==> flow/design.v <==
module exponent_multiplier (
    i_clk, i_rst_n,
    i_load, i_start, i_select,
    i_A, i_B,
    o_done, led_select, o_P,
	seg_i_A_ten, seg_i_A_unit, 
	seg_i_B_ten, seg_i_B_unit, 
	seg_o_P_thousand, seg_o_P_hundred, seg_o_P_ten, seg_o_P_unit
);
    input wire i_clk, i_rst_n;
    input wire i_load, i_start, i_select;
    input [3:0] i_A, i_B;
    output reg o_done, led_select;
    output reg [29:0] o_P;
	output reg [6:0] seg_i_A_ten, seg_i_A_unit;
	output reg [6:0] seg_i_B_ten, seg_i_B_unit;
	output reg [6:0] seg_o_P_thousand, seg_o_P_hundred, seg_o_P_ten, seg_o_P_unit;
    parameter IDLE = 3'b000, LOAD = 3'b001, CALC = 3'b010, FINISH = 3'b011;
    reg [2:0] current_state;
    reg [3:0] reg_A, reg_B;
	reg [3:0] led_reg_A, led_reg_B;
    reg [19:0] reg_A_shift;
    reg [29:0] reg_P_exp;
    reg [7:0] reg_P_mul;
    reg [3:0] counter_exp;
    reg [2:0] index_bit_B;
    reg exp_done, mul_done;
    always @(posedge i_clk or negedge i_rst_n) begin
        if (!i_rst_n) begin
            reg_A <= 4'b0;
            reg_B <= 4'b0;
            reg_P_exp <= 30'b1;
            reg_P_mul <= 8'b0;
            reg_A_shift <= 20'b0;
			led_reg_A <= 4'b0;	
			led_reg_B <= 4'b0;	
            o_done <= 0;
			led_select <= 0;
            o_P <= 30'b0;
            counter_exp <= 4'b0;
            index_bit_B <= 3'b0;
            exp_done <= 0;
            mul_done <= 0;
            current_state <= IDLE;
        end
        else begin
            case (current_state)
                IDLE: begin
                    reg_A <= 4'b0;
                    reg_B <= 4'b0;
                    reg_P_exp <= 30'b1;
                    reg_P_mul <= 8'b0;
                    reg_A_shift <= 20'b0;
                    o_done <= 0;
					led_select <= 0;
                    o_P <= 30'b0;
                    counter_exp <= 4'b0;
                    index_bit_B <= 3'b0;
                    exp_done <= 0;
                    mul_done <= 0;
                    if (!i_load) begin 
                        reg_A <= i_A;
						led_reg_A <= i_A;
                        reg_B <= i_B;
						led_reg_B <= i_B;
                        reg_A_shift <= {16'b0, i_A};
                        current_state <= LOAD;
                    end                    
                end    
                LOAD: begin                    
                    current_state <= (!i_start) ? CALC : LOAD;
                end
                CALC: begin
                    if (i_start) begin
                        if (!exp_done) begin
                            if (counter_exp < reg_B) begin
                                reg_P_exp <= reg_P_exp * reg_A;
                                counter_exp <= counter_exp + 1;
                            end
                            else begin
                                exp_done <= 1;
                            end
                        end
                        if (!mul_done) begin
                            if (index_bit_B < 4) begin
                                if (reg_B[index_bit_B]) begin
                                    reg_P_mul <= reg_P_mul + reg_A_shift[7:0];
                                end
                                reg_A_shift <= reg_A_shift << 1;
                                index_bit_B <= index_bit_B + 1;
                            end
                            else begin
                                mul_done <= 1;
                            end
                        end
                        if (exp_done && mul_done) begin
                            current_state <= FINISH;
                        end
                    end
                end
                FINISH: begin
                    o_done <= 1;
                    led_select <= !i_select;
                    if (!i_select) begin
                        o_P <= reg_P_exp;
                    end
                    else if (i_select) begin
                        o_P <= {22'b0, reg_P_mul};
                    end
                    if (!i_start) begin
                        current_state <= IDLE;
                    end
                end
            endcase
        end
    end
	always @(*) begin                 
		case (led_reg_A % 10)
			4'd0: seg_i_A_unit = 7'b1000000;
			4'd1: seg_i_A_unit = 7'b1111001;
			4'd2: seg_i_A_unit = 7'b0100100;
			4'd3: seg_i_A_unit = 7'b0110000;
			4'd4: seg_i_A_unit = 7'b0011001;
			4'd5: seg_i_A_unit = 7'b0010010;
			4'd6: seg_i_A_unit = 7'b0000010;
			4'd7: seg_i_A_unit = 7'b1111000;
			4'd8: seg_i_A_unit = 7'b0000000;
			4'd9: seg_i_A_unit = 7'b0010000;
			default: seg_i_A_unit = 7'b1000000;
		endcase
		case (led_reg_A / 10)
			4'd0: seg_i_A_ten = 7'b1000000;
			4'd1: seg_i_A_ten = 7'b1111001;
			4'd2: seg_i_A_ten = 7'b0100100;
			4'd3: seg_i_A_ten = 7'b0110000;
			4'd4: seg_i_A_ten = 7'b0011001;
			4'd5: seg_i_A_ten = 7'b0010010;
			4'd6: seg_i_A_ten = 7'b0000010;
			4'd7: seg_i_A_ten = 7'b1111000;
			4'd8: seg_i_A_ten = 7'b0000000;
			4'd9: seg_i_A_ten = 7'b0010000;
			default: seg_i_A_ten = 7'b1000000;
		endcase
		case (led_reg_B % 10)
			4'd0: seg_i_B_unit = 7'b1000000;
			4'd1: seg_i_B_unit = 7'b1111001;
			4'd2: seg_i_B_unit = 7'b0100100;
			4'd3: seg_i_B_unit = 7'b0110000;
			4'd4: seg_i_B_unit = 7'b0011001;
			4'd5: seg_i_B_unit = 7'b0010010;
			4'd6: seg_i_B_unit = 7'b0000010;
			4'd7: seg_i_B_unit = 7'b1111000;
			4'd8: seg_i_B_unit = 7'b0000000;
			4'd9: seg_i_B_unit = 7'b0010000;
			default: seg_i_B_unit = 7'b1000000;
		endcase
		case (led_reg_B / 10)
			4'd0: seg_i_B_ten = 7'b1000000;
			4'd1: seg_i_B_ten = 7'b1111001;
			4'd2: seg_i_B_ten = 7'b0100100;
			4'd3: seg_i_B_ten = 7'b0110000;
			4'd4: seg_i_B_ten = 7'b0011001;
			4'd5: seg_i_B_ten = 7'b0010010;
			4'd6: seg_i_B_ten = 7'b0000010;
			4'd7: seg_i_B_ten = 7'b1111000;
			4'd8: seg_i_B_ten = 7'b0000000;
			4'd9: seg_i_B_ten = 7'b0010000;
			default: seg_i_B_ten = 7'b1000000;
		endcase
		case (o_P % 10)
			4'd0: seg_o_P_unit = 7'b1000000;
			4'd1: seg_o_P_unit = 7'b1111001;
			4'd2: seg_o_P_unit = 7'b0100100;
			4'd3: seg_o_P_unit = 7'b0110000;
			4'd4: seg_o_P_unit = 7'b0011001;
			4'd5: seg_o_P_unit = 7'b0010010;
			4'd6: seg_o_P_unit = 7'b0000010;
			4'd7: seg_o_P_unit = 7'b1111000;
			4'd8: seg_o_P_unit = 7'b0000000;
			4'd9: seg_o_P_unit = 7'b0010000;
			default: seg_o_P_unit = 7'b1000000;
		endcase
		case ((o_P / 10) % 10)
			4'd0: seg_o_P_ten = 7'b1000000;
			4'd1: seg_o_P_ten = 7'b1111001;
			4'd2: seg_o_P_ten = 7'b0100100;
			4'd3: seg_o_P_ten = 7'b0110000;
			4'd4: seg_o_P_ten = 7'b0011001;
			4'd5: seg_o_P_ten = 7'b0010010;
			4'd6: seg_o_P_ten = 7'b0000010;
			4'd7: seg_o_P_ten = 7'b1111000;
			4'd8: seg_o_P_ten = 7'b0000000;
			4'd9: seg_o_P_ten = 7'b0010000;
			default: seg_o_P_ten = 7'b1000000;
		endcase
		case ((o_P / 100) % 10)
			4'd0: seg_o_P_hundred = 7'b1000000;
			4'd1: seg_o_P_hundred = 7'b1111001;
			4'd2: seg_o_P_hundred = 7'b0100100;
			4'd3: seg_o_P_hundred = 7'b0110000;
			4'd4: seg_o_P_hundred = 7'b0011001;
			4'd5: seg_o_P_hundred = 7'b0010010;
			4'd6: seg_o_P_hundred = 7'b0000010;
			4'd7: seg_o_P_hundred = 7'b1111000;
			4'd8: seg_o_P_hundred = 7'b0000000;
			4'd9: seg_o_P_hundred = 7'b0010000;
			default: seg_o_P_hundred = 7'b1000000;
		endcase
		case ((o_P / 1000) % 10)
			4'd0: seg_o_P_thousand = 7'b1000000;
			4'd1: seg_o_P_thousand = 7'b1111001;
			4'd2: seg_o_P_thousand = 7'b0100100;
			4'd3: seg_o_P_thousand = 7'b0110000;
			4'd4: seg_o_P_thousand = 7'b0011001;
			4'd5: seg_o_P_thousand = 7'b0010010;
			4'd6: seg_o_P_thousand = 7'b0000010;
			4'd7: seg_o_P_thousand = 7'b1111000;
			4'd8: seg_o_P_thousand = 7'b0000000;
			4'd9: seg_o_P_thousand = 7'b0010000;
			default: seg_o_P_thousand = 7'b1000000;		
		endcase
    end
endmodule
[Step by step through the tools: exponent_multiplier]
Tool output for the design above, in the order of the flow.
Lines are those of the file above, counted from 1.
Cell names lack the library's common part.
A cell with - has no value.
Design
  top: exponent_multiplier
  clock: i_clk
  library: sky130hd
  timing corner: tt_025C_1v80

[Word-level counts]
Counts by Yosys on the flattened word-level netlist (proc, flatten, opt, wreduce; memories kept). Register bits leave out memories and registers merged into their read ports (data or address). Print and check cells are left out.
Memory sizes are those after Yosys's memory passes, which may raise the word count (mostly to a power of two), join words into wider ones and drop unused or constant bits.
Operators by class
  add/sub/neg operators: 3
  $mul: 1
  div/mod/pow operators: 11
  $lt $le $gt $ge: 2
  eq/ne operators: 12
  shifts and indexed selects: 1
  mux-type cells: 50
  bitwise logic cells: 1
  reductions and logical operators: 20
Operators by type and width (count)
  32-bit by 4-bit modulo with 32-bit output with constant B: 3
  30-bit by 10-bit divider with 32-bit output with constant B: 1
  4-bit by 4-bit divider with 32-bit output with constant B: 2
  4-bit by 4-bit modulo with 32-bit output with constant B: 2
  28-bit zero test: 8
  30-bit by 7-bit divider with 32-bit output with constant B: 1
  30-bit by 4-bit divider with 32-bit output with constant B: 1
  30-bit by 4-bit modulo with 32-bit output with constant B: 1
  30-bit by 4-bit multiplier with 30-bit output: 1
  30-bit parallel mux with 2-bit select: 2
  30-bit two-way mux: 4
  8-bit two-way mux: 7
  7-bit two-way mux: 8
  8-bit parallel mux with 2-bit select: 2
  4-bit two-way mux: 6
  3-bit two-way mux: 7
  2-bit inequality test with constant B: 9
  3-bit parallel mux with 4-bit select: 1
  5-bit AND reduction: 2
  4-bit AND reduction: 2
  8-bit adder: 1
  4-bit parallel mux with 2-bit select: 1
  1-bit parallel mux with 2-bit select: 4
  3-bit by 2-bit == test with 1-bit output with constant B: 2
  3-bit parallel mux with 2-bit select: 1
  1-bit two-way mux: 6
  2-bit AND reduction: 2
  2-bit nonzero test: 2
Not listed: further kinds 12, cells in them 12.
Word-level totals
  register bits: 106
  ROM bits: 896
  memories: 8
  input bits: 13
  output and inout bits: 88
  cells after elaboration: 124
Memories
  (name not given): depth 16, width 7, rd ports 1, write ports 0, RTL line 118  | case (led_reg_A % 10)
  (name not given): depth 16, width 7, rd ports 1, write ports 0, RTL line 131  | case (led_reg_A / 10)
  (name not given): depth 16, width 7, rd ports 1, write ports 0, RTL line 144  | case (led_reg_B % 10)
  (name not given): depth 16, width 7, rd ports 1, write ports 0, RTL line 157  | case (led_reg_B / 10)
  (name not given): depth 16, width 7, rd ports 1, write ports 0, RTL line 170  | case (o_P % 10)
  (name not given): depth 16, width 7, rd ports 1, write ports 0, RTL line 183  | case ((o_P / 10) % 10)
Further memories, not shown: 2.

[Depth]
Longest topological path by Yosys (ltp), each cell counted once; first at word level (registers and memories cut), then after technology mapping (sequential cells cut; the memories' decode and read muxes count).
Logic depth
  word-level depth: 6
  ABC_AREA: 0
  depth in mapped cells: 146
  gate-level depth less buffers: 108

[Mapped cells and area]
Yosys stat after the flow's synthesis: flattened, memories mapped to cells. It holds for the ABC_AREA given above (unset counts as 0); a run with the other value may have another netlist.
Cell types
  xnor2_1: count 341, total area 2.99E+03 µm²
  dfrtp_1: count 105, total area 2627.52 µm²
  nand2_1: count 627, total area 2.35E+03 µm²
  a21oi_1: count 389, total area 1.95E+03 µm²
  nor2_1: count 511, total area 1918.09 µm²
  o21ai_0: count 328, total area 1.64E+03 µm²
  nor3_1: count 252, total area 1261.21 µm²
  ha_1: count 93, total area 1.16E+03 µm²
  nand3_1: count 220, total area 1.1E+03 µm²
  fa_1: count 54, total area 1.08E+03 µm²
  xor2_1: count 113, total area 989.699 µm²
  clkbuf_1: count 246, total area 923.386 µm²
  mux2i_1: count 90, total area 900.864 µm²
  inv_1: count 210, total area 788.256 µm²
  a211oi_1: count 101, total area 758.227 µm²
  and2_1: count 119, total area 744.464 µm²
  o211ai_1: count 77, total area 578.054 µm²
  nor4_1: count 91, total area 569.296 µm²
Not listed: further types 137, cells in them 1916.
Synthesis totals
  standard cells after synthesis: 5883
  mapped area: 40028.4 µm²
  sequential part of the area: 2680.1 µm²
  flip-flop cells: 107
  buffer cells: 374

[Timing after synthesis]
Path of least setup slack by OpenSTA after synthesis, without wires, with an ideal clock, recovery checks aside; 20% of the period is set as input and as output delay. Where synthesis merged equal registers, the netlist keeps one of their names.
Timing path post-synthesis
  path kind: reg-to-output
  start: register o_P[25]
  end: output seg_o_P_ten[3]
  period: 50.0 ns
  output delay: 10.000 ns
  launch time at the first pin: 0.000 ns
  arrival: 32.270 ns
  data required time: 40.000 ns
  path slack: 7.730 ns
  delay of the path: 32.270 ns
  driving pins on the path: 118
  buffers on the path: 16
  synthesis period reached: 42.27 ns
"delay of the path" = arrival - input delay + setup time.
A path that ends at an output port has no setup time.
"driving pins on the path" counts driving pins, that of a launching flip-flop among them; a cell with two outputs on the path counts twice.
"synthesis period reached" = period - worst setup slack (recovery checks aside). The figure is calculated, with input and output delays left at 20% of the set period.
The rows between start and end are the longest chain of elaborated cells between them; the timing report does not say that the signal goes this way. Where chains are equally long, one stands for them.
Each line given opens the expression or statement behind the cell; cells for indexed reads and writes are added by Yosys, which also makes memories of some case tables.
A memory read counts as a cell of the chain, while the word-level depth stops at memories.
A register here has more assigning lines than the two given.
Between the ends, post-synthesis
  path through: dfrtp_1 > buf_6 > xor2_2 > and2_4 > a2111o_1 > nand2_2 > nand2_1 > o211a_1 > or4_4 > o21a_2 > buf_6 > a311oi_1 > o21ai_1 > o22a_1 > a32o_1 > o211a_4 > o21a_1 > buf_4 > (+82 left out) > mux2_1 > or4_1 > a211o_1 > o221a_1 > or4_1 > a2111o_1 > or4b_1 > clkbuf_1 > or3_1 > a21o_1 > or4_4 > nor3_4 > nand3_4 > xnor2_1 > inv_1 > ha_1 > mux2i_1 > nor2b_1
  length of the longest elaborated chain: 4
  elaborated cells on any way between the ends: 5
  source lines of those cells: 1
  those cells by class: 2 x div; 1 x mux; 1 x reduce/logical; 1 x memory
RTL lines, path post-synthesis
  start, declared: RTL line 14  | output reg [29:0] o_P;
  start, assigned: RTL line 105  | o_P <= reg_P_exp;
  start, assigned: RTL line 108  | o_P <= {22'b0, reg_P_mul};
  30-bit by 4-bit divider with 32-bit output: RTL line 183  | case ((o_P / 10) % 10)
  32-bit by 4-bit modulo with 32-bit output: RTL line 183
  memory 16 x 7 bit: RTL line 183
  7-bit two-way mux: RTL line 183
  end, declared: RTL line 17  | output reg [6:0] seg_o_P_thousand, seg_o_P_hundred, seg_o_P_ten, seg_o_P_unit;

[Worst path after layout]
From the final timing report of flow run 1: the path of least setup slack in the routed layout; clock arrival at registers is part of the times.
Timing path after layout
  path kind: reg-to-output
  start: register o_P[24]
  end: output seg_o_P_ten[2]
  period: 40.1 ns
  output delay: 8.02 ns
  launch time at the first pin: 0.38 ns
  arrival: 33.42 ns
  data required time: 32.08 ns
  path slack: -1.34 ns
  driving pins on the path: 146
  buffers on the path: 50
The rows between start and end are the longest chain of elaborated cells between them; the timing report does not say that the signal goes this way. Where chains are equally long, one stands for them.
A memory read counts as a cell of the chain, while the word-level depth stops at memories.
A register here has more assigning lines than the two given.
Between the ends, after layout
  path through: dfrtp_1 > buf_6 > buf_4 > or3_4 > a32oi_2 > and2_4 > bufbuf_16 > a21oi_2 > o2111a_1 > nor3_4 > o32ai_1 > a41oi_4 > and3_4 > buf_8 > nor2_4 > or4_4 > o311ai_4 > nand4_1 > (+110 left out) > a211oi_1 > xor2_1 > nor3_1 > nand4_1 > and4b_2 > buf_2 > a211oi_1 > o32a_1 > nor4_4 > nor3_4 > buf_4 > a2111oi_2 > xor2_1 > a211oi_2 > nand4_2 > buf_6 > nor3_2 > buf_2
  length of the longest elaborated chain: 4
  elaborated cells on any way between the ends: 5
  source lines of those cells: 1
  those cells by class: 2 x div; 1 x mux; 1 x reduce/logical; 1 x memory
RTL lines, path after layout
  start, declared: RTL line 14  | output reg [29:0] o_P;
  start, assigned: RTL line 105  | o_P <= reg_P_exp;
  start, assigned: RTL line 108  | o_P <= {22'b0, reg_P_mul};
  30-bit by 4-bit divider with 32-bit output: RTL line 183  | case ((o_P / 10) % 10)
  32-bit by 4-bit modulo with 32-bit output: RTL line 183
  memory 16 x 7 bit: RTL line 183
  7-bit two-way mux: RTL line 183
  end, declared: RTL line 17  | output reg [6:0] seg_o_P_thousand, seg_o_P_hundred, seg_o_P_ten, seg_o_P_unit;

Memo
Re: implementation data of exponent_multiplier

Measured results for exponent_multiplier: 3 stored runs of the Yosys and OpenROAD flow on sky130hd. The settings differ; the order carries no meaning. The constraints put input and output delay at 20% of the set period each and load the outputs with 0.01 pF.
By "achieved clock period (ns)" is meant the clock period of the run minus its worst setup slack. This is arithmetic on one report: input and output delays are still those of the set period (20% each).
"worst setup path time (ns)" = time allowed to the worst setup path (clock period - input delay - output delay, where it has them) - its slack; a late launch clock adds to it, a late capture clock takes from it.

Flow files of flow run 1
==> flow/run.sh <==
#!/bin/bash
# the make line also repeats the synthesis and layout settings of config.mk as NAME=value (left out here)
make -C /OpenROAD-flow-scripts/flow DESIGN_CONFIG=/design/flow/config.mk WORK_HOME=/design/flow/orfs CLKGATE_MAP_FILE= finish
==> flow/config.mk <==
export PLATFORM = sky130hd
export DESIGN_NAME = exponent_multiplier
export DESIGN_NICKNAME = exponent_multiplier
export VERILOG_FILES = /design/flow/design.v
export SDC_FILE = /design/flow/constraint.sdc
export NUM_CORES = 4
export LEC_CHECK = 0
export CAP_MARGIN = 40
export CELL_PAD_IN_SITES_DETAIL_PLACEMENT = 0
export CORE_ASPECT_RATIO = 1.21
export CORE_MARGIN = 8
export CORE_UTILIZATION = 39
export CTS_CLUSTER_SIZE = 54
export GPL_TIMING_DRIVEN = 0
export HOLD_SLACK_MARGIN = 0.1
export MAX_ROUTING_LAYER = met5
export PLACE_DENSITY_LB_ADDON = 0.16
export SLEW_MARGIN = 20
==> flow/constraint.sdc <==
create_clock -name core_clock -period 40.1 [get_ports {i_clk}]
set_input_delay 8.0200 -clock core_clock [delete_from_list [all_inputs] [get_ports {i_clk}]]
set_output_delay 8.0200 -clock core_clock [all_outputs]
set_load 0.01 [all_outputs]

report of flow run 1
yosys chip area after synthesis (um^2): 40028.4
finish__design__die__area: 113191.0
finish__design__instance__area__stdcell: 53343.7
finish__design__instance__utilization: 0.5229
finish__timing__setup__ws: -1.339
finish__timing__setup__tns: -9.180
finish__timing__hold__ws: 0.505
achieved clock period (ns): 41.439
worst setup path time (ns): 33.42
worst setup path kind: reg-to-output

Flow files of flow run 2
==> flow/run.sh <==
#!/bin/bash
# the make line also repeats the synthesis and layout settings of config.mk as NAME=value (left out here)
make -C /OpenROAD-flow-scripts/flow DESIGN_CONFIG=/design/flow/config.mk WORK_HOME=/design/flow/orfs CLKGATE_MAP_FILE= finish
==> flow/config.mk <==
export PLATFORM = sky130hd
export DESIGN_NAME = exponent_multiplier
export DESIGN_NICKNAME = exponent_multiplier
export VERILOG_FILES = /design/flow/design.v
export SDC_FILE = /design/flow/constraint.sdc
export NUM_CORES = 4
export LEC_CHECK = 0
export CAP_MARGIN = 25
export CELL_PAD_IN_SITES_DETAIL_PLACEMENT = 2
export CELL_PAD_IN_SITES_GLOBAL_PLACEMENT = 1
export CORE_ASPECT_RATIO = 1.12
export CORE_MARGIN = 5
export CORE_UTILIZATION = 22
export CTS_CLUSTER_DIAMETER = 224
export GPL_TIMING_DRIVEN = 0
export MAX_ROUTING_LAYER = met4
export MIN_ROUTING_LAYER = met1
export PLACE_DENSITY_LB_ADDON = 0.01
export SETUP_SLACK_MARGIN = 5.0
export SLEW_MARGIN = 10
export TNS_END_PERCENT = 25
==> flow/constraint.sdc <==
create_clock -name core_clock -period 82.1 [get_ports {i_clk}]
set_input_delay 16.4200 -clock core_clock [delete_from_list [all_inputs] [get_ports {i_clk}]]
set_output_delay 16.4200 -clock core_clock [all_outputs]
set_load 0.01 [all_outputs]

report of flow run 2
yosys chip area after synthesis (um^2): 40028.4
finish__design__die__area: 190592.0
finish__design__instance__area__stdcell: 44452.6
finish__design__instance__utilization: 0.2458
finish__timing__setup__ws: 18.630
finish__timing__setup__tns: 0.000
finish__timing__hold__ws: 0.503
achieved clock period (ns): 63.470
worst setup path time (ns): 47.05
worst setup path kind: reg-to-output

Flow files of flow run 3
==> flow/run.sh <==
#!/bin/bash
# the make line also repeats the synthesis and layout settings of config.mk as NAME=value (left out here)
make -C /OpenROAD-flow-scripts/flow DESIGN_CONFIG=/design/flow/config.mk WORK_HOME=/design/flow/orfs CLKGATE_MAP_FILE= finish
==> flow/config.mk <==
export PLATFORM = sky130hd
export DESIGN_NAME = exponent_multiplier
export DESIGN_NICKNAME = exponent_multiplier
export VERILOG_FILES = /design/flow/design.v
export SDC_FILE = /design/flow/constraint.sdc
export NUM_CORES = 4
export LEC_CHECK = 0
export ABC_AREA = 1
export CAP_MARGIN = 20
export CELL_PAD_IN_SITES_GLOBAL_PLACEMENT = 3
export CORE_ASPECT_RATIO = 0.63
export CORE_MARGIN = 2
export CORE_UTILIZATION = 40
export CTS_CLUSTER_DIAMETER = 131
export CTS_CLUSTER_SIZE = 36
export GPL_ROUTABILITY_DRIVEN = 0
export MIN_ROUTING_LAYER = met1
export PLACE_DENSITY = 0.6
export SLEW_MARGIN = 20
==> flow/constraint.sdc <==
create_clock -name core_clock -period 50.0 [get_ports {i_clk}]
set_input_delay 10.0000 -clock core_clock [delete_from_list [all_inputs] [get_ports {i_clk}]]
set_output_delay 10.0000 -clock core_clock [all_outputs]
set_load 0.01 [all_outputs]

report of flow run 3: did not finish, place, GPL-0301
